==> flow/design.v <==
`default_nettype none
module BobTop (
	clock,
	reset,
	rx,
	runway_override,
	emergency_override,
	tx,
	framing_error,
	runway_active,
	emergency,
	receiving,
	sending
);
	input wire clock;
	input wire reset;
	input wire rx;
	input wire [1:0] runway_override;
	input wire emergency_override;
	output wire tx;
	output wire framing_error;
	output wire [1:0] runway_active;
	output wire emergency;
	output wire receiving;
	output wire sending;
	wire [7:0] uart_rx_data;
	wire [7:0] uart_tx_data;
	wire uart_rx_valid;
	wire uart_tx_ready;
	wire uart_tx_send;
	UartRX #(
		.CLK_HZ(25000000),
		.BAUD_RATE(115200)
	) receiver(
		.clock(clock),
		.reset(reset),
		.rx(rx),
		.data(uart_rx_data),
		.done(uart_rx_valid),
		.framing_error(framing_error),
		.receiving(receiving)
	);
	UartTX #(
		.CLK_HZ(25000000),
		.BAUD_RATE(115200)
	) transmitter(
		.clock(clock),
		.reset(reset),
		.send(uart_tx_send),
		.data(uart_tx_data),
		.tx(tx),
		.ready(uart_tx_ready),
		.sending(sending)
	);
	reg [1:0] ro_temp;
	reg [1:0] ro_sync;
	reg eo_temp;
	reg eo_sync;
	always @(posedge clock) begin
		ro_temp <= runway_override;
		eo_temp <= emergency_override;
		ro_sync <= ro_temp;
		eo_sync <= eo_temp;
	end
	Bob bobby(
		.clock(clock),
		.reset(reset),
		.uart_rx_data(uart_rx_data),
		.uart_rx_valid(uart_rx_valid),
		.uart_tx_data(uart_tx_data),
		.uart_tx_ready(uart_tx_ready),
		.uart_tx_send(uart_tx_send),
		.runway_active(runway_active),
		.runway_override(ro_sync),
		.emergency_out(emergency),
		.emergency_override(eo_sync)
	);
endmodule
module Bob (
	clock,
	reset,
	uart_rx_data,
	uart_rx_valid,
	runway_override,
	emergency_override,
	uart_tx_data,
	uart_tx_ready,
	uart_tx_send,
	runway_active,
	emergency_out
);
	input wire clock;
	input wire reset;
	input wire [7:0] uart_rx_data;
	input wire uart_rx_valid;
	input wire [1:0] runway_override;
	input wire emergency_override;
	output wire [7:0] uart_tx_data;
	input wire uart_tx_ready;
	output wire uart_tx_send;
	output wire [1:0] runway_active;
	output wire emergency_out;
	wire [7:0] uart_request;
	wire uart_rd_request;
	wire uart_empty;
	wire runway_id;
	wire lock;
	wire unlock;
	reg [3:0] cleared_id_to_lock;
	wire sel_takeoff_id_lock;
	wire [9:0] runway;
	wire queue_takeoff_plane;
	wire unqueue_takeoff_plane;
	wire [3:0] cleared_takeoff_id;
	wire takeoff_fifo_full;
	wire takeoff_fifo_empty;
	wire queue_landing_plane;
	wire unqueue_landing_plane;
	wire [3:0] cleared_landing_id;
	wire landing_fifo_full;
	wire landing_fifo_empty;
	wire send_hold;
	wire send_say_ag;
	wire send_divert;
	wire send_divert_landing;
	wire send_valid_id;
	wire send_invalid_id;
	wire [1:0] send_clear;
	reg [7:0] reply_to_send;
	wire send_reply;
	wire queue_reply;
	wire reply_fifo_full;
	wire reply_fifo_empty;
	reg emergency;
	wire set_emergency;
	wire unset_emergency;
	reg [3:0] emergency_id;
	FIFO #(
		.WIDTH(8),
		.DEPTH(4)
	) uart_requests(
		.clock(clock),
		.reset(reset),
		.data_in(uart_rx_data),
		.we(uart_rx_valid),
		.re(uart_rd_request),
		.data_out({uart_request[7-:4], uart_request[3-:3], uart_request[0]}),
		.full(),
		.empty(uart_empty)
	);
	FIFO #(
		.WIDTH(4),
		.DEPTH(8)
	) takeoff_fifo(
		.clock(clock),
		.reset(reset),
		.data_in(uart_request[7-:4]),
		.we(queue_takeoff_plane),
		.re(unqueue_takeoff_plane),
		.data_out(cleared_takeoff_id),
		.full(takeoff_fifo_full),
		.empty(takeoff_fifo_empty)
	);
	FIFO #(
		.WIDTH(4),
		.DEPTH(8)
	) landing_fifo(
		.clock(clock),
		.reset(reset),
		.data_in(uart_request[7-:4]),
		.we(queue_landing_plane),
		.re(unqueue_landing_plane),
		.data_out(cleared_landing_id),
		.full(landing_fifo_full),
		.empty(landing_fifo_empty)
	);
	wire [3:0] new_id;
	reg [3:0] id_in;
	wire sel_diverted_id;
	wire take_id;
	wire release_id;
	wire id_full;
	wire [15:0] all_id;
	always @(*)
		if (sel_diverted_id)
			id_in = cleared_landing_id;
		else
			id_in = uart_request[7-:4];
	AircraftIDManager id_manager(
		.clock(clock),
		.reset(reset),
		.id_in(id_in),
		.release_id(release_id),
		.take_id(take_id),
		.id_out(new_id),
		.all_id(all_id),
		.full(id_full)
	);
	ReadRequestFsm fsm(
		.emergency(emergency_out),
		.clock(clock),
		.reset(reset),
		.uart_empty(uart_empty),
		.uart_request(uart_request),
		.takeoff_fifo_full(takeoff_fifo_full),
		.landing_fifo_full(landing_fifo_full),
		.takeoff_fifo_empty(takeoff_fifo_empty),
		.landing_fifo_empty(landing_fifo_empty),
		.reply_fifo_full(reply_fifo_full),
		.runway_active(runway_active),
		.all_id(all_id),
		.id_full(id_full),
		.emergency_id(emergency_id),
		.runway(runway),
		.uart_rd_request(uart_rd_request),
		.queue_takeoff_plane(queue_takeoff_plane),
		.queue_landing_plane(queue_landing_plane),
		.unqueue_takeoff_plane(unqueue_takeoff_plane),
		.unqueue_landing_plane(unqueue_landing_plane),
		.send_clear(send_clear),
		.send_hold(send_hold),
		.send_say_ag(send_say_ag),
		.send_divert(send_divert),
		.send_divert_landing(send_divert_landing),
		.send_invalid_id(send_invalid_id),
		.send_valid_id(send_valid_id),
		.queue_reply(queue_reply),
		.lock(lock),
		.unlock(unlock),
		.runway_id(runway_id),
		.set_emergency(set_emergency),
		.unset_emergency(unset_emergency),
		.take_id(take_id),
		.release_id(release_id),
		.sel_takeoff_id_lock(sel_takeoff_id_lock),
		.sel_diverted_id(sel_diverted_id)
	);
	always @(posedge clock)
		if (reset)
			reply_to_send <= 0;
		else if (send_clear[0] ^ send_clear[1]) begin
			if (send_clear[0]) begin
				reply_to_send[7-:4] <= cleared_takeoff_id;
				reply_to_send[3-:3] <= 3'b011;
				reply_to_send[0] <= runway_id;
			end
			else if (send_clear[1]) begin
				reply_to_send[7-:4] <= cleared_landing_id;
				reply_to_send[3-:3] <= 3'b011;
				reply_to_send[0] <= runway_id;
			end
		end
		else if (send_hold) begin
			reply_to_send[7-:4] <= uart_request[7-:4];
			reply_to_send[3-:3] <= 3'b100;
			reply_to_send[0] <= 1'b0;
		end
		else if (send_say_ag) begin
			reply_to_send[7-:4] <= uart_request[7-:4];
			reply_to_send[3-:3] <= 3'b101;
			reply_to_send[0] <= 1'b0;
		end
		else if (send_divert) begin
			reply_to_send[7-:4] <= uart_request[7-:4];
			reply_to_send[3-:3] <= 3'b110;
			reply_to_send[0] <= 1'b0;
		end
		else if (send_divert_landing) begin
			reply_to_send[7-:4] <= cleared_landing_id;
			reply_to_send[3-:3] <= 3'b110;
			reply_to_send[0] <= 1'b0;
		end
		else if (send_invalid_id) begin
			reply_to_send[7-:4] <= 4'd0;
			reply_to_send[3-:3] <= 3'b111;
			reply_to_send[0] <= 1'b1;
		end
		else if (send_valid_id) begin
			reply_to_send[7-:4] <= new_id;
			reply_to_send[3-:3] <= 3'b111;
			reply_to_send[0] <= 1'b0;
		end
	FIFO #(
		.WIDTH(8),
		.DEPTH(4)
	) uart_replies(
		.clock(clock),
		.reset(reset),
		.data_in(reply_to_send),
		.we(queue_reply),
		.re(send_reply),
		.data_out(uart_tx_data),
		.full(reply_fifo_full),
		.empty(reply_fifo_empty)
	);
	SendReplyFsm reply_fsm(
		.clock(clock),
		.reset(reset),
		.uart_tx_ready(uart_tx_ready),
		.reply_fifo_empty(reply_fifo_empty),
		.send_reply(send_reply),
		.uart_tx_send(uart_tx_send)
	);
	always @(*)
		if (sel_takeoff_id_lock)
			cleared_id_to_lock = cleared_takeoff_id;
		else
			cleared_id_to_lock = cleared_landing_id;
	RunwayManager runway_manager(
		.clock(clock),
		.reset(reset),
		.plane_id_unlock(uart_request[7-:4]),
		.plane_id_lock(cleared_id_to_lock),
		.runway_id(runway_id),
		.lock(lock),
		.unlock(unlock),
		.runway_active(runway_active),
		.runway_override(runway_override),
		.runway(runway)
	);
	always @(posedge clock)
		if (reset) begin
			emergency_id <= 4'd0;
			emergency <= 1'b0;
		end
		else if (set_emergency) begin
			emergency_id <= uart_request[7-:4];
			emergency <= 1'b1;
		end
		else if (unset_emergency)
			emergency <= 1'b0;
	assign emergency_out = emergency | emergency_override;
endmodule
module ReadRequestFsm (
	clock,
	reset,
	uart_empty,
	uart_request,
	takeoff_fifo_full,
	landing_fifo_full,
	takeoff_fifo_empty,
	landing_fifo_empty,
	reply_fifo_full,
	runway_active,
	emergency,
	all_id,
	id_full,
	emergency_id,
	runway,
	uart_rd_request,
	queue_takeoff_plane,
	queue_landing_plane,
	unqueue_takeoff_plane,
	unqueue_landing_plane,
	send_clear,
	send_hold,
	send_say_ag,
	send_divert,
	send_divert_landing,
	send_invalid_id,
	send_valid_id,
	queue_reply,
	lock,
	unlock,
	runway_id,
	set_emergency,
	unset_emergency,
	take_id,
	release_id,
	sel_takeoff_id_lock,
	sel_diverted_id
);
	input wire clock;
	input wire reset;
	input wire uart_empty;
	input wire [7:0] uart_request;
	input wire takeoff_fifo_full;
	input wire landing_fifo_full;
	input wire takeoff_fifo_empty;
	input wire landing_fifo_empty;
	input wire reply_fifo_full;
	input wire [1:0] runway_active;
	input wire emergency;
	input wire [15:0] all_id;
	input wire id_full;
	input wire [3:0] emergency_id;
	input wire [9:0] runway;
	output reg uart_rd_request;
	output reg queue_takeoff_plane;
	output reg queue_landing_plane;
	output reg unqueue_takeoff_plane;
	output reg unqueue_landing_plane;
	output reg [1:0] send_clear;
	output reg send_hold;
	output reg send_say_ag;
	output reg send_divert;
	output reg send_divert_landing;
	output reg send_invalid_id;
	output reg send_valid_id;
	output reg queue_reply;
	output reg lock;
	output reg unlock;
	output reg runway_id;
	output reg set_emergency;
	output reg unset_emergency;
	output reg take_id;
	output reg release_id;
	output reg sel_takeoff_id_lock;
	output reg sel_diverted_id;
	wire [3:0] plane_id;
	wire [2:0] msg_type;
	wire [1:0] msg_action;
	reg takeoff_first;
	reg reverse_takeoff_first;
	assign plane_id = uart_request[7-:4];
	assign msg_type = uart_request[3-:3];
	assign msg_action = uart_request[0];
	reg [2:0] state;
	reg [2:0] next_state;
	always @(*) begin
		uart_rd_request = 1'b0;
		queue_takeoff_plane = 1'b0;
		queue_landing_plane = 1'b0;
		unqueue_takeoff_plane = 1'b0;
		unqueue_landing_plane = 1'b0;
		send_clear = 2'b00;
		send_hold = 1'b0;
		send_say_ag = 1'b0;
		send_divert = 1'b0;
		send_divert_landing = 1'b0;
		send_invalid_id = 1'b0;
		send_valid_id = 1'b0;
		queue_reply = 1'b0;
		lock = 1'b0;
		unlock = 1'b0;
		runway_id = 1'b0;
		set_emergency = 1'b0;
		unset_emergency = 1'b0;
		take_id = 1'b0;
		release_id = 1'b0;
		sel_takeoff_id_lock = 1'b0;
		sel_diverted_id = 1'b0;
		reverse_takeoff_first = 1'b0;
		next_state = 3'b000;
		case (state)
			3'b000:
				if (uart_empty) begin
					if (emergency) begin
						if (!landing_fifo_empty) begin
							next_state = 3'b110;
							unqueue_landing_plane = 1'b1;
						end
						else
							next_state = 3'b000;
					end
					else if (runway_active != 2'b11) begin
						if (!takeoff_fifo_empty && !landing_fifo_empty) begin
							if (takeoff_first) begin
								next_state = 3'b100;
								unqueue_takeoff_plane = 1'b1;
							end
							else begin
								next_state = 3'b101;
								unqueue_landing_plane = 1'b1;
							end
						end
						else if (!takeoff_fifo_empty) begin
							next_state = 3'b100;
							unqueue_takeoff_plane = 1'b1;
						end
						else if (!landing_fifo_empty) begin
							next_state = 3'b101;
							unqueue_landing_plane = 1'b1;
						end
						else
							next_state = 3'b000;
					end
					else
						next_state = 3'b000;
				end
				else begin
					next_state = 3'b001;
					uart_rd_request = 1'b1;
				end
			3'b001:
				if (msg_type == 3'b000) begin
					if (all_id[plane_id]) begin
						next_state = 3'b010;
						if (msg_action == 1'b0) begin
							if (takeoff_fifo_full) begin
								send_divert = 1'b1;
								release_id = 1'b1;
							end
							else begin
								queue_takeoff_plane = 1'b1;
								send_hold = 1'b1;
							end
						end
						else if (msg_action == 1'b1) begin
							if (landing_fifo_full || emergency) begin
								send_divert = 1'b1;
								release_id = 1'b1;
							end
							else begin
								queue_landing_plane = 1'b1;
								send_hold = 1'b1;
							end
						end
					end
					else
						next_state = 3'b011;
				end
				else if (msg_type == 3'b001) begin
					if (all_id[plane_id]) begin
						next_state = 3'b011;
						if (!msg_action) begin
							if ((runway[4-:4] == plane_id) && runway[0])
								release_id = 1'b1;
							unlock = 1'b1;
							runway_id = 1'b0;
						end
						else if (msg_action) begin
							if ((runway[9-:4] == plane_id) && runway[5])
								release_id = 1'b1;
							unlock = 1'b1;
							runway_id = 1'b1;
						end
					end
					else
						next_state = 3'b011;
				end
				else if (msg_type == 3'b010) begin
					if (msg_action == 1'b1) begin
						if (!landing_fifo_empty) begin
							next_state = 3'b110;
							unqueue_landing_plane = 1'b1;
						end
						else
							next_state = 3'b000;
						set_emergency = 1'b1;
					end
					else if (msg_action == 1'b0) begin
						next_state = 3'b011;
						if (emergency_id == plane_id)
							unset_emergency = 1'b1;
						release_id = 1'b1;
					end
				end
				else if (msg_type == 3'b111) begin
					next_state = 3'b010;
					if (id_full)
						send_invalid_id = 1'b1;
					else begin
						send_valid_id = 1'b1;
						take_id = 1'b1;
					end
				end
				else begin
					next_state = 3'b010;
					send_say_ag = 1'b1;
				end
			3'b010:
				if (reply_fifo_full)
					next_state = 3'b010;
				else begin
					next_state = 3'b011;
					queue_reply = 1'b1;
				end
			3'b011:
				if (emergency) begin
					if (!landing_fifo_empty) begin
						next_state = 3'b110;
						unqueue_landing_plane = 1'b1;
					end
					else
						next_state = 3'b000;
				end
				else if (runway_active != 2'b11) begin
					if (!takeoff_fifo_empty && !landing_fifo_empty) begin
						if (takeoff_first) begin
							next_state = 3'b100;
							unqueue_takeoff_plane = 1'b1;
							reverse_takeoff_first = 1'b1;
						end
						else begin
							next_state = 3'b101;
							unqueue_landing_plane = 1'b1;
							reverse_takeoff_first = 1'b1;
						end
					end
					else if (!takeoff_fifo_empty) begin
						next_state = 3'b100;
						unqueue_takeoff_plane = 1'b1;
					end
					else if (!landing_fifo_empty) begin
						next_state = 3'b101;
						unqueue_landing_plane = 1'b1;
					end
					else
						next_state = 3'b000;
				end
				else
					next_state = 3'b000;
			3'b100: begin
				next_state = 3'b111;
				sel_takeoff_id_lock = 1'b1;
				if (!runway_active[0]) begin
					runway_id = 1'b0;
					lock = 1'b1;
					send_clear = 2'b01;
				end
				else if (!runway_active[1]) begin
					runway_id = 1'b1;
					lock = 1'b1;
					send_clear = 2'b01;
				end
			end
			3'b101: begin
				next_state = 3'b111;
				if (!runway_active[0]) begin
					runway_id = 1'b0;
					lock = 1'b1;
					send_clear = 2'b10;
				end
				else if (!runway_active[1]) begin
					runway_id = 1'b1;
					lock = 1'b1;
					send_clear = 2'b10;
				end
			end
			3'b110: begin
				next_state = 3'b111;
				send_divert_landing = 1'b1;
				sel_diverted_id = 1'b1;
				release_id = 1'b1;
			end
			3'b111: begin
				next_state = 3'b000;
				queue_reply = 1'b1;
			end
			default: next_state = 3'b000;
		endcase
	end
	always @(posedge clock)
		if (reset)
			state <= 3'b000;
		else
			state <= next_state;
	always @(posedge clock)
		if (reset)
			takeoff_first <= 1'b0;
		else if (reverse_takeoff_first)
			takeoff_first <= ~takeoff_first;
endmodule
module SendReplyFsm (
	clock,
	reset,
	uart_tx_ready,
	reply_fifo_empty,
	send_reply,
	uart_tx_send
);
	input wire clock;
	input wire reset;
	input wire uart_tx_ready;
	input wire reply_fifo_empty;
	output reg send_reply;
	output reg uart_tx_send;
	reg state;
	reg next_state;
	always @(*) begin
		send_reply = 1'b0;
		uart_tx_send = 1'b0;
		case (state)
			1'd0:
				if (reply_fifo_empty || !uart_tx_ready)
					next_state = 1'd0;
				else begin
					next_state = 1'd1;
					send_reply = 1'b1;
				end
			1'd1: begin
				next_state = 1'd0;
				uart_tx_send = 1'b1;
			end
			default: next_state = 1'd0;
		endcase
	end
	always @(posedge clock)
		if (reset)
			state <= 1'd0;
		else
			state <= next_state;
endmodule
module FIFO (
	clock,
	reset,
	data_in,
	we,
	re,
	data_out,
	full,
	empty
);
	parameter signed [31:0] WIDTH = 8;
	parameter signed [31:0] DEPTH = 4;
	input wire clock;
	input wire reset;
	input wire [WIDTH - 1:0] data_in;
	input wire we;
	input wire re;
	output reg [WIDTH - 1:0] data_out;
	output wire full;
	output wire empty;
	reg [(DEPTH * WIDTH) - 1:0] queue;
	reg [$clog2(DEPTH):0] count;
	reg [$clog2(DEPTH) - 1:0] put_ptr;
	reg [$clog2(DEPTH) - 1:0] get_ptr;
	assign empty = count == 0;
	assign full = count == DEPTH;
	always @(posedge clock)
		if (reset) begin
			count <= 0;
			get_ptr <= 0;
			put_ptr <= 0;
			data_out <= 0;
		end
		else if ((re && !empty) && we) begin
			data_out <= queue[get_ptr * WIDTH+:WIDTH];
			get_ptr <= get_ptr + 1;
			queue[put_ptr * WIDTH+:WIDTH] <= data_in;
			put_ptr <= put_ptr + 1;
		end
		else if (re && !empty) begin
			data_out <= queue[get_ptr * WIDTH+:WIDTH];
			get_ptr <= get_ptr + 1;
			count <= count - 1;
		end
		else if (we && !full) begin
			queue[put_ptr * WIDTH+:WIDTH] <= data_in;
			put_ptr <= put_ptr + 1;
			count <= count + 1;
		end
endmodule
module RunwayManager (
	clock,
	reset,
	plane_id_unlock,
	plane_id_lock,
	runway_id,
	lock,
	unlock,
	runway_override,
	runway_active,
	runway
);
	input wire clock;
	input wire reset;
	input wire [3:0] plane_id_unlock;
	input wire [3:0] plane_id_lock;
	input wire runway_id;
	input wire lock;
	input wire unlock;
	input wire [1:0] runway_override;
	output wire [1:0] runway_active;
	output reg [9:0] runway;
	assign runway_active[0] = runway[0] | runway_override[0];
	assign runway_active[1] = runway[5] | runway_override[1];
	always @(posedge clock)
		if (reset)
			runway <= 1'sb0;
		else if (lock && !unlock) begin
			if (runway_id) begin
				runway[9-:4] <= plane_id_lock;
				runway[5] <= 1'b1;
			end
			else begin
				runway[4-:4] <= plane_id_lock;
				runway[0] <= 1'b1;
			end
		end
		else if (!lock && unlock) begin
			if (runway_id) begin
				if (plane_id_unlock == runway[9-:4])
					runway[5] <= 1'b0;
			end
			else if (plane_id_unlock == runway[4-:4])
				runway[0] <= 1'b0;
		end
endmodule
module AircraftIDManager (
	clock,
	reset,
	id_in,
	release_id,
	take_id,
	id_out,
	all_id,
	full
);
	input wire clock;
	input wire reset;
	input wire [3:0] id_in;
	input wire release_id;
	input wire take_id;
	output wire [3:0] id_out;
	output wire [15:0] all_id;
	output wire full;
	reg [15:0] taken_id;
	reg [3:0] id_avail;
	assign all_id = taken_id;
	assign id_out = id_avail;
	assign full = taken_id == 16'hffff;
	always @(*) begin
		id_avail = 4'd0;
		case (1'b0)
			taken_id[0]: id_avail = 4'd0;
			taken_id[1]: id_avail = 4'd1;
			taken_id[2]: id_avail = 4'd2;
			taken_id[3]: id_avail = 4'd3;
			taken_id[4]: id_avail = 4'd4;
			taken_id[5]: id_avail = 4'd5;
			taken_id[6]: id_avail = 4'd6;
			taken_id[7]: id_avail = 4'd7;
			taken_id[8]: id_avail = 4'd8;
			taken_id[9]: id_avail = 4'd9;
			taken_id[10]: id_avail = 4'd10;
			taken_id[11]: id_avail = 4'd11;
			taken_id[12]: id_avail = 4'd12;
			taken_id[13]: id_avail = 4'd13;
			taken_id[14]: id_avail = 4'd14;
			taken_id[15]: id_avail = 4'd15;
			default: id_avail = 4'd0;
		endcase
	end
	always @(posedge clock)
		if (reset)
			taken_id <= 1'sb0;
		else if (release_id)
			taken_id[id_in] <= 1'b0;
		else if (take_id && !full)
			taken_id[id_avail] <= 1'b1;
endmodule
`default_nettype none
module UartRX (
	clock,
	reset,
	rx,
	data,
	done,
	framing_error,
	receiving
);
	parameter signed [31:0] CLK_HZ = 25000000;
	parameter signed [31:0] BAUD_RATE = 115200;
	input wire clock;
	input wire reset;
	input wire rx;
	output reg [7:0] data;
	output wire done;
	output wire framing_error;
	output wire receiving;
	wire start;
	wire tick;
	BaudRateGenerator #(
		.CLK_HZ(CLK_HZ),
		.BAUD_RATE(BAUD_RATE)
	) conductor(
		.clock(clock),
		.reset(reset),
		.start_rx(start),
		.start_tx(1'b0),
		.tick(tick)
	);
	wire collect_data;
	wire en_data_counter;
	wire clear_data_counter;
	reg [3:0] data_counter;
	wire done_data;
	always @(posedge clock)
		if (reset)
			data <= 1'sb0;
		else if (collect_data && tick) begin
			data <= data >> 1;
			data[7] <= rx;
		end
	assign done_data = data_counter == 4'd8;
	always @(posedge clock)
		if (reset || clear_data_counter)
			data_counter <= 1'sb0;
		else if (en_data_counter && tick)
			data_counter <= data_counter + 1'b1;
	UartRXFsm fsm(
		.clock(clock),
		.reset(reset),
		.tick(tick),
		.rx(rx),
		.done_data(done_data),
		.start(start),
		.collect_data(collect_data),
		.en_data_counter(en_data_counter),
		.clear_data_counter(clear_data_counter),
		.framing_error(framing_error),
		.done(done),
		.receiving(receiving)
	);
endmodule
module UartRXFsm (
	clock,
	reset,
	tick,
	rx,
	done_data,
	start,
	collect_data,
	en_data_counter,
	clear_data_counter,
	framing_error,
	done,
	receiving
);
	input wire clock;
	input wire reset;
	input wire tick;
	input wire rx;
	input wire done_data;
	output reg start;
	output reg collect_data;
	output reg en_data_counter;
	output reg clear_data_counter;
	output reg framing_error;
	output reg done;
	output reg receiving;
	reg [1:0] state;
	reg [1:0] next_state;
	always @(*) begin
		start = 1'b0;
		collect_data = 1'b0;
		en_data_counter = 1'b0;
		clear_data_counter = 1'b0;
		framing_error = 1'b0;
		done = 1'b0;
		receiving = 1'b0;
		next_state = 2'd0;
		case (state)
			2'd0:
				if (!rx) begin
					next_state = 2'd1;
					start = 1'b1;
				end
				else
					next_state = 2'd0;
			2'd1:
				if (tick && rx)
					next_state = 2'd0;
				else if (tick && !rx)
					next_state = 2'd2;
				else
					next_state = 2'd1;
			2'd2: begin
				if (tick && !done_data) begin
					next_state = 2'd2;
					collect_data = 1'b1;
					en_data_counter = 1'b1;
				end
				else if (tick && done_data) begin
					if (!rx) begin
						next_state = 2'd3;
						framing_error = 1'b1;
					end
					else begin
						next_state = 2'd0;
						clear_data_counter = 1'b1;
						done = 1'b1;
					end
				end
				else
					next_state = 2'd2;
				receiving = 1'b1;
			end
			2'd3: begin
				if (tick && rx) begin
					next_state = 2'd0;
					clear_data_counter = 1'b1;
				end
				else if (tick && !rx)
					next_state = 2'd3;
				framing_error = 1'b1;
			end
			default: next_state = 2'd0;
		endcase
	end
	always @(posedge clock)
		if (reset)
			state <= 2'd0;
		else
			state <= next_state;
endmodule
`default_nettype none
module UartTX (
	clock,
	reset,
	send,
	data,
	tx,
	ready,
	sending
);
	parameter signed [31:0] CLK_HZ = 25000000;
	parameter signed [31:0] BAUD_RATE = 115200;
	input wire clock;
	input wire reset;
	input wire send;
	input wire [7:0] data;
	output reg tx;
	output wire ready;
	output wire sending;
	wire start;
	wire tick;
	BaudRateGenerator #(
		.CLK_HZ(CLK_HZ),
		.BAUD_RATE(BAUD_RATE)
	) conductor(
		.clock(clock),
		.reset(reset),
		.start_rx(1'b0),
		.start_tx(start),
		.tick(tick)
	);
	wire en_data_counter;
	reg [3:0] data_counter;
	wire done_data;
	wire clear_data_counter;
	assign done_data = data_counter == 4'd8;
	always @(posedge clock)
		if (reset || clear_data_counter)
			data_counter <= 1'sb0;
		else if (en_data_counter && tick)
			data_counter <= data_counter + 1;
	reg [7:0] saved_data;
	reg data_bit;
	wire send_data;
	always @(posedge clock)
		if (reset)
			saved_data <= 1'sb0;
		else if (start)
			saved_data <= data;
		else if (send_data && tick)
			saved_data <= saved_data >> 1;
	always @(posedge clock)
		if (reset || start)
			data_bit <= 1'b0;
		else if (send_data && tick)
			data_bit <= saved_data[0];
	wire send_start_bit;
	wire send_stop_bit;
	always @(posedge clock)
		if (reset)
			tx <= 1'b1;
		else if (send_start_bit)
			tx <= 1'b0;
		else if (send_data)
			tx <= data_bit;
		else if (send_stop_bit)
			tx <= 1'b1;
		else
			tx <= 1'b1;
	UartTXFsm fsm(
		.clock(clock),
		.reset(reset),
		.send(send),
		.tick(tick),
		.done_data(done_data),
		.start(start),
		.send_start_bit(send_start_bit),
		.send_data(send_data),
		.send_stop_bit(send_stop_bit),
		.en_data_counter(en_data_counter),
		.clear_data_counter(clear_data_counter),
		.ready(ready),
		.sending(sending)
	);
endmodule
module UartTXFsm (
	clock,
	reset,
	send,
	tick,
	done_data,
	start,
	send_start_bit,
	send_data,
	send_stop_bit,
	en_data_counter,
	clear_data_counter,
	ready,
	sending
);
	input wire clock;
	input wire reset;
	input wire send;
	input wire tick;
	input wire done_data;
	output reg start;
	output reg send_start_bit;
	output reg send_data;
	output reg send_stop_bit;
	output reg en_data_counter;
	output reg clear_data_counter;
	output reg ready;
	output reg sending;
	reg [1:0] state;
	reg [1:0] next_state;
	always @(*) begin
		start = 1'b0;
		send_start_bit = 1'b0;
		send_data = 1'b0;
		send_stop_bit = 1'b0;
		en_data_counter = 1'b0;
		clear_data_counter = 1'b0;
		ready = 1'b0;
		sending = 1'b0;
		next_state = 2'd0;
		case (state)
			2'd0:
				if (send) begin
					next_state = 2'd1;
					start = 1'b1;
					send_start_bit = 1'b1;
				end
				else begin
					next_state = 2'd0;
					ready = 1'b1;
				end
			2'd1: begin
				if (tick) begin
					next_state = 2'd2;
					send_data = 1'b1;
					en_data_counter = 1'b1;
				end
				else begin
					next_state = 2'd1;
					send_start_bit = 1'b1;
				end
				sending = 1'b1;
			end
			2'd2: begin
				if (tick && done_data) begin
					next_state = 2'd3;
					send_stop_bit = 1'b1;
					clear_data_counter = 1'b1;
				end
				else begin
					next_state = 2'd2;
					send_data = 1'b1;
					en_data_counter = 1'b1;
				end
				sending = 1'b1;
			end
			2'd3: begin
				if (tick) begin
					next_state = 2'd0;
					ready = 1'b1;
				end
				else begin
					next_state = 2'd3;
					send_stop_bit = 1'b1;
				end
				sending = 1'b1;
			end
			default: next_state = 2'd0;
		endcase
	end
	always @(posedge clock)
		if (reset)
			state <= 2'd0;
		else
			state <= next_state;
endmodule
`default_nettype none
module BaudRateGenerator (
	clock,
	reset,
	start_rx,
	start_tx,
	tick
);
	parameter signed [31:0] CLK_HZ = 25000000;
	parameter signed [31:0] BAUD_RATE = 115200;
	input wire clock;
	input wire reset;
	input wire start_rx;
	input wire start_tx;
	output wire tick;
	parameter signed [31:0] DIVISOR = CLK_HZ / BAUD_RATE;
	reg [$clog2(DIVISOR) + 1:0] clockCount;
	assign tick = clockCount == DIVISOR;
	always @(posedge clock)
		if (reset | tick)
			clockCount <= 1'sb0;
		else if (start_rx)
			clockCount <= DIVISOR / 2;
		else if (start_tx)
			clockCount <= 1'sb0;
		else
			clockCount <= clockCount + 1'b1;
endmodule
Ticket comment

==> Reports on BobTop <==
Tool output for the design above before and after an edit, in the order of the flow.
"orig" refers to lines of the RTL above, "edited" to lines of the edited file.
"diff": "edited" minus "orig" as printed here.
Cell names lack the library's common part.
{ "design": {"top_module": "BobTop", "clock_port": "clock", "library": "sky130hd", "lib_corner": "tt_025C_1v80"} }

==> The edit <==
The edit as a unified diff against the file above.
A script made this edit; it was not meant as an optimisation.
begin of diff
@@ -810,5 +810,7 @@
 	reg [3:0] id_avail;
 	assign all_id = taken_id;
-	assign id_out = id_avail;
+	reg [3:0] id_out_ff;
+	always @(posedge clock) id_out_ff <= id_avail;
+	assign id_out = id_out_ff;
 	assign full = taken_id == 16'hffff;
 	always @(*) begin
end of diff

==> After elaboration <==
Yosys after proc, flatten, opt, wreduce and memory -nomap, before mapping. Memory bits, and registers merged into a memory's read port (data or address), are not among the register bits. Print and check cells are not counted.
{ "op_classes": {"columns": ["item", "orig", "edited", "diff"], "rows": [
  ["n_addsub", 26, 26, 0],
  ["equal", 40, 40, 0],
  ["n_shift", 16, 16, 0],
  ["mux", 281, 281, 0],
  ["logic", 32, 32, 0],
  ["n_reduce_logical", 112, 112, 0]
]} }
Unchanged operator kinds not shown: 66.
{ "bits": {"columns": ["item", "orig", "edited", "diff"], "rows": [
  ["regBits", 286, 290, 4],
  ["in_bits", 6, 6, 0],
  ["output_inout_bits", 7, 7, 0],
  ["word_cells", 556, 557, 1]
]} }

==> Logic depth <==
Longest topological path by Yosys (ltp), each cell counted once; first at word level (registers and memories cut), then after technology mapping (sequential cells cut; the memories' decode and read muxes count).
{ "logic_depth": {"columns": ["item", "orig", "edited", "diff"], "rows": [
  ["ltp_word", 23, 23, 0],
  ["ABC_AREA", "0", "0", null],
  ["ltp_mapped", 13, 14, 1],
  ["ltp_nobuf", 12, 11, -1]
]} }

==> Synthesis result <==
Yosys stat after the flow's synthesis: flattened, memories mapped to cells. It holds for the ABC_AREA given above (unset counts as 0); a run with the other value may have another netlist.
{ "mapped": {"columns": ["item", "orig", "edited", "diff"], "rows": [
  ["mapped_cells", 1480, 1477, -3],
  ["area_um2", 14943.1, 14938.1, -5.0],
  ["seqArea_um2", 7186.9, 7267.0, 80.1],
  ["ff_cells", 295, 299, 4],
  ["buffers", 65, 64, -1]
]} }
{ "types": {"columns": ["type", "orig", "edited", "diff"], "rows": [
  ["a22o_1", 62, 42, -20],
  ["nor3_1", 36, 52, 16],
  ["a32o_1", 9, 21, 12],
  ["mux2i_1", 63, 56, -7],
  ["nor2_1", 153, 147, -6],
  ["o21ai_0", 81, 87, 6],
  ["a21oi_1", 42, 47, 5],
  ["nand4_1", 20, 15, -5],
  ["mux2_2", 11, 6, -5],
  ["buf_2", 2, 7, 5],
  ["dfxtp_1", 167, 171, 4],
  ["a211oi_1", 21, 17, -4],
  ["buf_1", 12, 8, -4],
  ["a21o_1", 8, 4, -4],
  ["a31o_2", 7, 3, -4],
  ["nand3b_1", 6, 2, -4],
  ["nor3b_1", 6, 10, 4],
  ["or3_1", 5, 9, 4]
]} }
Unchanged cell types not shown: 17.
The list need not be complete.
The figures by module come from a second, unflattened synthesis with its own total; it is not the netlist above.
{ "hier_totals": {"columns": ["item", "orig", "edited", "diff"], "rows": [
  ["hier_cells", 1683, 1643, -40],
  ["hier_area_um2", 16427.0, 16323.2, -103.8]
]} }
Rows give one instance, submodules left out.
{ "by_module_orig": {"columns": ["module", "instances", "cells", "area_um2", "mod_seq_area_um2"], "rows": [
  ["FIFO", 2, 218, 2507.4, 1241.2],
  ["FIFO", 2, 241, 2422.3, 1261.2],
  ["AircraftIDManager", 1, 178, 1355.0, 320.3],
  ["ReadRequestFsm", 1, 137, 1117.3, 180.2],
  ["BaudRateGenerator", 2, 53, 480.5, 200.2],
  ["Bob", 1, 94, 867.1, 260.2],
  ["UartTX", 1, 72, 650.6, 280.3],
  ["RunwayManager", 1, 59, 516.7, 200.2],
  ["UartRX", 1, 59, 493.0, 240.2],
  ["UartRXFsm", 1, 24, 222.7, 80.1],
  ["UartTXFsm", 1, 27, 221.5, 80.1],
  ["BobTop", 1, 6, 120.1, 120.1],
  ["SendReplyFsm", 1, 3, 42.5, 20.0]
]} }
{ "by_module_edited": {"columns": ["module", "instances", "cells", "area_um2", "mod_seq_area_um2"], "rows": [
  ["FIFO", 2, 204, 2461.1, 1241.2],
  ["FIFO", 2, 241, 2422.3, 1261.2],
  ["AircraftIDManager", 1, 166, 1343.8, 400.4],
  ["ReadRequestFsm", 1, 137, 1117.3, 180.2],
  ["BaudRateGenerator", 2, 53, 480.5, 200.2],
  ["Bob", 1, 94, 867.1, 260.2],
  ["UartTX", 1, 72, 650.6, 280.3],
  ["RunwayManager", 1, 59, 516.7, 200.2],
  ["UartRX", 1, 59, 493.0, 240.2],
  ["UartRXFsm", 1, 24, 222.7, 80.1],
  ["UartTXFsm", 1, 27, 221.5, 80.1],
  ["BobTop", 1, 6, 120.1, 120.1],
  ["SendReplyFsm", 1, 3, 42.5, 20.0]
]} }

==> Timing after synthesis <==
Path of least setup slack by OpenSTA after synthesis, without wires, with an ideal clock, recovery checks aside; 20% of the period is set as input and as output delay. Where synthesis merged equal registers, the netlist keeps one of their names.
{ "synth_path": {"columns": ["item", "orig", "edited", "diff"], "rows": [
  ["path_type", "input-to-output", "input-to-output", null],
  ["start", "input port rx", "input port rx", null],
  ["end", "output port framing_error", "output port framing_error", null],
  ["clock_period_ns", 40.0, 40.0, 0.0],
  ["input_delay_ns", 8.000, 8.000, 0.000],
  ["out_delay_ns", 8.000, 8.000, 0.000],
  ["launch_ns", 8.000, 8.000, 0.000],
  ["arrival_ns", 8.679, 8.422, -0.257],
  ["required_time_ns", 32.000, 32.000, 0.000],
  ["path_slack_ns", 23.321, 23.578, 0.257],
  ["path_delay_ns", 0.679, 0.422, -0.257],
  ["path_stages", 3, 3, 0],
  ["n_path_buf", 1, 0, -1],
  ["period_less_setup_slack_ns", 16.679, 16.422, -0.257]
]} }
"path_delay_ns" = arrival - input delay + setup time.
A path that ends at an output port has no setup time.
"path_stages": output pins that drive a net of the path, with the launching flip-flop's if there is one; two outputs of one cell count as two.
"period_less_setup_slack_ns" is the clock period less the worst setup slack; recovery checks do not enter. This is arithmetic on one report: input and output delays are still those of the set period (20% each).
Between the ends stands the longest chain of elaborated cells between them, by number of cells; it is not shown to be the way that was timed. Of several equally long chains one is given.
A line is the first line of the expression or statement that the cell stems from. Yosys adds cells for indexed reads and writes and turns some case tables into memories.
{ "synth_between_orig": {"cell_sequence": "clkbuf_1 > nor4_1 > a21o_1", "elab_chain_cells": 4, "cone_cells": 4, "classes_between": "mux: 4"} }
{ "synth_rtl_orig": {"columns": ["item", "line", "source"], "rows": [
  ["start, declared", 17, "input wire rx;"],
  ["1-bit 2-to-1 mux", 967, "if (!rx) begin"],
  ["1-bit 2-to-1 mux", 966, "else if (tick && done_data) begin"],
  ["1-bit 2-to-1 mux", 961, "if (tick && !done_data) begin"],
  ["1-bit parallel mux with 3-bit select", 945, "case (state)"],
  ["end, declared", 21, "output wire framing_error;"]
]} }
{ "synth_between_edited": {"cell_sequence": "nand2b_1 > inv_1 > a31o_2", "elab_chain_cells": 4, "cone_cells": 4, "classes_between": "mux: 4"} }
{ "synth_rtl_edited": {"columns": ["item", "line", "source"], "rows": [
  ["start, declared", 17, "input wire rx;"],
  ["1-bit 2-to-1 mux", 969, "if (!rx) begin"],
  ["1-bit 2-to-1 mux", 968, "else if (tick && done_data) begin"],
  ["1-bit 2-to-1 mux", 963, "if (tick && !done_data) begin"],
  ["1-bit parallel mux with 3-bit select", 947, "case (state)"],
  ["end, declared", 21, "output wire framing_error;"]
]} }

==> Worst path after layout <==
From the final timing report of the runs of pair 1: the path of least setup slack in the routed layout; clock arrival at registers is part of the times.
{ "layout_path": {"columns": ["item", "orig", "edited", "diff"], "rows": [
  ["path_type", "input-to-output", "input-to-output", null],
  ["start", "input port rx", "input port rx", null],
  ["end", "output port framing_error", "output port framing_error", null],
  ["clock_period_ns", 17.7, 17.7, 0.0],
  ["input_delay_ns", 3.54, 3.54, 0.00],
  ["out_delay_ns", 3.54, 3.54, 0.00],
  ["launch_ns", 3.54, 3.54, 0.00],
  ["arrival_ns", 5.20, 5.07, -0.13],
  ["required_time_ns", 14.16, 14.16, 0.00],
  ["path_slack_ns", 8.96, 9.09, 0.13],
  ["path_stages", 4, 5, 1],
  ["n_path_buf", 2, 2, 0]
]} }
Between the ends stands the longest chain of elaborated cells between them, by number of cells; it is not shown to be the way that was timed. Of several equally long chains one is given.
{ "layout_between_orig": {"cell_sequence": "clkdlybuf4s50_1 > nor4_1 > a21o_1 > clkdlybuf4s50_1", "elab_chain_cells": 4, "cone_cells": 4, "classes_between": "mux: 4"} }
{ "layout_rtl_orig": {"columns": ["item", "line", "source"], "rows": [
  ["start, declared", 17, "input wire rx;"],
  ["1-bit 2-to-1 mux", 967, "if (!rx) begin"],
  ["1-bit 2-to-1 mux", 966, "else if (tick && done_data) begin"],
  ["1-bit 2-to-1 mux", 961, "if (tick && !done_data) begin"],
  ["1-bit parallel mux with 3-bit select", 945, "case (state)"],
  ["end, declared", 21, "output wire framing_error;"]
]} }
{ "layout_between_edited": {"cell_sequence": "clkdlybuf4s50_1 > nand2b_1 > inv_1 > a31o_2 > clkdlybuf4s50_1", "elab_chain_cells": 4, "cone_cells": 4, "classes_between": "mux: 4"} }
{ "layout_rtl_edited": {"columns": ["item", "line", "source"], "rows": [
  ["start, declared", 17, "input wire rx;"],
  ["1-bit 2-to-1 mux", 969, "if (!rx) begin"],
  ["1-bit 2-to-1 mux", 968, "else if (tick && done_data) begin"],
  ["1-bit 2-to-1 mux", 963, "if (tick && !done_data) begin"],
  ["1-bit parallel mux with 3-bit select", 947, "case (state)"],
  ["end, declared", 21, "output wire framing_error;"]
]} }

==> Measured runs <==
Both versions went through the flow (Yosys, OpenROAD) with the same settings in each pair. Constraints: input delay and output delay 20% of the set period each, output load 0.01 pF.
{ "flow_settings_pair_1": {"CORE_UTILIZATION": 45, "period_ns": 17.7, "CAP_MARGIN": 20, "CORE_MARGIN": 2, "SLEW_MARGIN": 20} }
{ "results_pair_1": {"columns": ["item", "orig", "edited", "diff"], "rows": [
  ["yosys.chip_area_um2", 14943.1, 14938.1, -5.0],
  ["die_um2", 34679.8, 34668.6, -11.2],
  ["layout_stdcell_area_um2", 16624.7, 16607.2, -17.5],
  ["finalUtil_pct", 51.0, 50.9, -0.1],
  ["setup_worst_slack_ns", 8.963, 9.090, 0.127],
  ["final_setup_tns_ns", 0.000, 0.000, 0.000],
  ["worst_hold_slack_ns", 0.325, 0.349, 0.024],
  ["total_power_mw", 2.327, 2.273, -0.054],
  ["achieved_clock_period_ns", 8.737, 8.610, -0.127]
]} }
{ "flow_settings_pair_2": {"ABC_AREA": 0, "CAP_MARGIN": 5, "CELL_PAD_IN_SITES_DETAIL_PLACEMENT": 0, "CELL_PAD_IN_SITES_GLOBAL_PLACEMENT": 0, "CORE_ASPECT_RATIO": 0.64, "CORE_MARGIN": 2, "CORE_UTILIZATION": 60, "CTS_CLUSTER_DIAMETER": 184, "GPL_ROUTABILITY_DRIVEN": 0, "MAX_ROUTING_LAYER": "met4", "PLACE_DENSITY_LB_ADDON": 0.12, "period_ns": 15.8, "SLEW_MARGIN": 20} }
{ "results_pair_2": {"columns": ["item", "orig", "edited", "diff"], "rows": [
  ["yosys.chip_area_um2", 14943.1, 14938.1, -5.0],
  ["die_um2", 26214.8, 26206.8, -8.0],
  ["layout_stdcell_area_um2", 16251.8, 16240.6, -11.2],
  ["finalUtil_pct", 66.0, 65.9, -0.1],
  ["setup_worst_slack_ns", 7.705, 7.921, 0.216],
  ["final_setup_tns_ns", 0.000, 0.000, 0.000],
  ["worst_hold_slack_ns", 0.326, 0.327, 0.001],
  ["total_power_mw", 2.489, 2.441, -0.048],
  ["achieved_clock_period_ns", 8.095, 7.879, -0.216]
]} }
"achieved_clock_period_ns" means the clock period less the worst setup slack. The figure is calculated, with input and output delays left at 20% of the set period.
"total_power_mw": no workload was simulated; the value follows from the tool's default switching activity.
